==> flow/design.v <==
module alu_top (
    input             clk,
    input      [7:0]  a,
    input      [7:0]  b,
    input      [3:0]  sel,
    output reg [15:0] out
);
    reg  [7:0]  a_q, b_q;
    reg  [3:0]  sel_q;
    wire [15:0] alu_out;
    always @(posedge clk) begin
        a_q   <= a;
        b_q   <= b;
        sel_q <= sel;
        out   <= alu_out;
    end
    alu u_alu (.a(a_q), .b(b_q), .sel(sel_q), .out(alu_out));
endmodule

`timescale 1ns / 1ps
module alu(
    input [7:0] a,b,
    input [3:0] sel,
    output reg [15:0] out
    );
    always@(*)
        begin
            case(sel)
                4'b0000 : out=a+b;
                4'b0001 : out=a+1;
                4'b0010 : out=a-b;
                4'b0011 : out=a*b;
                4'b0100 : out=(b==0) ? 16'd0 : a/b;
                4'b0101 : out=(b==0) ? 16'd0 : a%b;
                4'b0110 : out=a&b;
                4'b0111 : out=a|b;
                4'b1000 : out=~(a&b);
                4'b1001 : out=~(a|b);
                4'b1010 : out=a^b;
                default: out=0;
            endcase        
        end    
endmodule
# Step by step through the tools: alu_top

Tool output for the design above, in the order of the flow.
Line numbers count from 1 in the design file above.
Operators carry their Yosys type and port widths (W data, S select, Z words).
Library cell names are shortened.
Not given: -

Top module: alu_top
Clock input: clk
Library: sky130hd
Corner: tt_025C_1v80

# Word-level counts

Yosys after proc, flatten, opt, wreduce and memory -nomap, before mapping. Enables and synchronous resets that opt folds into registers are not counted as muxes. Memory bits, and registers merged into a memory's read port (data or address), are not among the register bits. Print and check cells are not counted. Equal cells are merged and count once.

Flip-flop bits (word level): 36
Word-level cells: 30
Input bits: 21

Reductions and logical operators: 2
Multipliers: 1
Bitwise operators: 5
Mux-type cells: 3
$add $sub $neg: 3
Divide/modulo/power cells: 2
Eq/ne operators: 10

Operator list:

| cell                  | number |
| $pmux W16 S11         | 1 |
| $div A8 B8 Y16        | 1 |
| $mod A8 B8 Y16        | 1 |
| $mul A8 B8 Y16        | 1 |
| $not A16 Y16          | 2 |
| $mux W16              | 2 |
| $eq A4 B3 Y1 const B  | 4 |
| $eq A4 B4 Y1 const B  | 3 |
| $add A8 B1 Y9 const B | 1 |
| $add A8 B8 Y9         | 1 |
| $sub A8 B8 Y9         | 1 |
| $eq A4 B2 Y1 const B  | 2 |
| $and A8 B8 Y8         | 1 |
| $or A8 B8 Y8          | 1 |
| $xor A8 B8 Y8         | 1 |
| $logic_not A8 Y1      | 1 |
| $eq A4 B1 Y1 const B  | 1 |
| $logic_not A4 Y1      | 1 |

# Depth

Depth = most cells in a row (Yosys ltp): at word level without a register or memory, in the mapped netlist without a sequential cell, where the memories' decode and read muxes count.

Depth in word-level cells: 3
ABC_AREA: 1
Mapped depth: 209
Depth with buffers taken out: 200

# Synthesis result

Source: synth_stat.txt of the flow (Yosys; design flattened, memories mapped). It holds for the ABC_AREA given above (unset counts as 0); a run with the other value may have another netlist.

Cells by type:

| cell    | number | total area (um^2) |
| ha_1    | 170    | 2,127.04 |
| nand2_1 | 354    | 1.33E+03 |
| inv_1   | 279    | 1.05E+03 |
| fa_1    | 39     | 780.749 |
| dfxtp_1 | 36     | 720.691 |
| nor2_1  | 136    | 510.49 |
| nand3_1 | 92     | 460.442 |
| a21oi_1 | 70     | 350.336 |
| o21ai_0 | 64     | 320.307 |
| xnor2_1 | 35     | 306.544 |
| xor2_1  | 31     | 271.51 |
| nand3_2 | 19     | 190.182 |
| nand2_4 | 13     | 146.39 |
| a21o_1  | 17     | 127.622 |
| nand2_2 | 20     | 125.12 |
| nand4_1 | 19     | 118.864 |
| o21ai_1 | 22     | 110.106 |
| nand3_4 | 6      | 105.101 |

Other cell types: 44; their cells: 185.

Mapped cells: 1,607
Flip-flops: 36
Synthesis area: 10,512.6 um^2
Sequential part of the area: 720.7 um^2
Buffer cells: 32

# Worst setup path after synthesis

Source: OpenSTA report_checks on the synthesized netlist (no wires, ideal clock, input and output delay 20% of the period each), path of least setup slack; recovery checks are left aside. Register names are those of the netlist, which keeps one name where synthesis merged equal registers.

Path kind: register -> register
From: register b_q[2]
To: register out[11]
Slack: 7,101 ps
Data arrival time: 24,830 ps
Period: 32,000 ps
Path buffers: 9
Delay of the path: 24,899 ps
Required time: 31,931 ps
Setup time: 69 ps
Driving pins on the path: 202
Launch time at the first pin: 0 ps
Synthesis period reached: 24,899 ps

"delay of the path" is the arrival time less input delay plus setup time.
"driving pins on the path": output pins that drive a net of the path, with the launching flip-flop's if there is one; two outputs of one cell count as two.
"synthesis period reached" is the clock period less the worst setup slack; recovery checks do not enter. This is arithmetic on one report: input and output delays are still those of the set period (20% each).
The rows between start and end are the longest chain of elaborated cells between them; the timing report does not say that the signal goes this way. Where chains are equally long, one stands for them.
A line is the first line of the expression or statement that the cell stems from. Yosys adds cells for indexed reads and writes and turns some case tables into memories.

Cell sequence: dfxtp_1 > buf_2 > inv_2 > nand3_1 > nor2_4 > nand2_1 > nand2_2 > nand2_1 > inv_1 > ha_1 > o21a_1 > o21ai_2 > nor2_1 > ha_1 > nand2_1 > nand2_1 > nand2_1 > nand2_1 > (+166 left out) > nor2_4 > nand2_4 > buf_6 > o21ai_0 > inv_1 > ha_1 > a21oi_1 > nand2_1 > a21oi_1 > o21ai_0 > a21oi_1 > o21bai_1 > a21oi_1 > nand2_1 > nor2_1 > xnor2_1 > nand3_1 > o21ai_1
Length of the longest elaborated chain: 3

RTL lines, path after synthesis:

| element        | RTL line | RTL |
| from (decl)    | 8        | `reg  [7:0]  a_q, b_q;` |
| from (assign)  | 13       | `b_q   <= b;` |
| $mod A8 B8 Y16 | 34       | `4'b0101 : out=(b==0) ? 16'd0 : a%b;` |
| $mux W16       | 34       |  |
| $pmux W16 S11  | 28       | `case(sel)` |
| to (assign)    | 15       | `out   <= alu_out;` |
| to (decl)      | 6        | `output reg [15:0] out` |

# Timing after layout

From the final timing report of stored run 2: the path of least setup slack in the routed layout; clock arrival at registers is part of the times.
The path's times are printed in steps of 10 ps; the period is the one set.

Path kind: register -> register
From: register a_q[1]
To: register out[8]
Slack: -6,800 ps
Required time: 19,520 ps
Setup time: 80 ps
Launch time at the first pin: 290 ps
Data arrival time: 26,320 ps
Period: 19,300 ps
Path buffers: 17
Driving pins on the path: 192

The rows between start and end are the longest chain of elaborated cells between them; the timing report does not say that the signal goes this way. Where chains are equally long, one stands for them.

Cell sequence: dfxtp_4 > nor2_4 > nand3_4 > nor2_4 > nand2_2 > nand2_4 > nand2_2 > inv_2 > ha_4 > o21a_4 > o21ai_4 > nor2_2 > ha_1 > nand2_1 > nand2_2 > or2_4 > nand2_4 > nand2_4 > (+156 left out) > a21oi_2 > o21a_2 > nand3_4 > nor2_4 > nand2_4 > buf_12 > buf_4 > o21ai_0 > inv_1 > ha_4 > nand2_2 > nor3_4 > a21oi_4 > buf_4 > buf_4 > nand3_1 > nand4_1 > nand4_1
Length of the longest elaborated chain: 3

RTL lines, path after layout:

| element        | RTL line | RTL |
| from (decl)    | 8        | `reg  [7:0]  a_q, b_q;` |
| from (assign)  | 12       | `a_q   <= a;` |
| $mod A8 B8 Y16 | 34       | `4'b0101 : out=(b==0) ? 16'd0 : a%b;` |
| $mux W16       | 34       |  |
| $pmux W16 S11  | 28       | `case(sel)` |
| to (assign)    | 15       | `out   <= alu_out;` |
| to (decl)      | 6        | `output reg [15:0] out` |

# Flow runs of alu_top

Measured results for alu_top: 7 stored runs of the Yosys and OpenROAD flow on sky130hd. The settings differ; the order carries no meaning. The constraints put input and output delay at 20% of the set period each and load the outputs with 0.01 pF.
By "critical path time" is meant the share of the clock period that the worst setup path is allowed (20% is reserved at inputs, 20% at outputs), minus its slack. Clock arrival times at its registers enter into it.
"critical path time" is known to 10 ps.
Settings: - = not set for that run.
Among the results, - means that no value is shown for the run.

| setting or result                   | stored run 1 | stored run 2         | stored run 3 | stored run 4         | stored run 5 | stored run 6         | stored run 7 |
| ABC_AREA                            | 0            | 1                    | 1            | -                    | 0            | -                    | 0            |
| CAP_MARGIN                          | 40           | 0                    | 0            | 20                   | 0            | 0                    | 5            |
| CELL_PAD_IN_SITES_DETAIL_PLACEMENT  | 2            | 2                    | 2            | -                    | 2            | 0                    | -            |
| CELL_PAD_IN_SITES_GLOBAL_PLACEMENT  | 2            | 0                    | 2            | -                    | 2            | 2                    | 3            |
| CORE_ASPECT_RATIO                   | 1.52         | 0.86                 | 0.86         | -                    | 0.86         | 1.14                 | 1.42         |
| CORE_UTILIZATION                    | 55           | 26                   | 70           | 40                   | 70           | 47                   | 51           |
| GPL_ROUTABILITY_DRIVEN              | 1            | 0                    | 0            | -                    | 0            | 0                    | 1            |
| GPL_TIMING_DRIVEN                   | 1            | 0                    | 1            | -                    | 1            | 0                    | -            |
| MAX_ROUTING_LAYER                   | met4         | -                    | -            | -                    | -            | met4                 | -            |
| MIN_ROUTING_LAYER                   | met2         | -                    | -            | -                    | -            | met2                 | met1         |
| PLACE_DENSITY_LB_ADDON              | 0.06         | 0.1                  | -            | -                    | -            | 0.15                 | -            |
| SLEW_MARGIN                         | 30           | 40                   | 40           | 20                   | 40           | 20                   | 5            |
| period_ns                           | 53.1         | 19.3                 | 45.0         | 30.6                 | 45.0         | 49.6                 | 34.6         |
| CORE_MARGIN                         | 2            | 2                    | 2            | 2                    | 6            | 3                    | 2            |
| CTS_CLUSTER_DIAMETER                | -            | 335                  | 335          | -                    | 335          | -                    | 205          |
| HOLD_SLACK_MARGIN                   | -            | 0.28                 | 0.28         | -                    | 0.28         | -                    | -            |
| TNS_END_PERCENT                     | -            | 60                   | 45           | -                    | 45           | -                    | -            |
| PLACE_DENSITY                       | -            | -                    | 0.53         | -                    | 0.53         | -                    | -            |
| SETUP_SLACK_MARGIN                  | -            | -                    | -            | -                    | 5.0          | 5.0                  | -2.0         |
| CTS_CLUSTER_SIZE                    | -            | -                    | -            | -                    | -            | 86                   | 40           |
| final worst hold slack (ps)         | -            | 716                  | -            | 735                  | -            | 830                  | -            |
| final design utilization (%)        | -            | 43.7                 | -            | 46.1                 | -            | 52.7                 | -            |
| cell area after synthesis (um^2)    | -            | 10,512.6             | -            | 10,532.6             | -            | 10,532.6             | -            |
| worst setup slack after layout (ps) | -            | -6,801               | -            | 1,671                | -            | 10,883               | -            |
| die size (um^2)                     | -            | 42,062.6             | -            | 27,645.7             | -            | 24,245.9             | -            |
| critical path time (ps)             | -            | 26,100               | -            | 28,930               | -            | 38,720               | -            |
| critical path kind                  | -            | register -> register | -            | register -> register | -            | register -> register | -            |
| final setup TNS (ps)                | -            | -106,263             | -            | 0                    | -            | 0                    | -            |

Stored run 1: no results, placement failed with FLW-0024
Stored run 3: no results, placement failed with GPL-0301
Stored run 5: no results, placement failed with GPL-0301
Stored run 7: no results, placement failed with GPL-0301
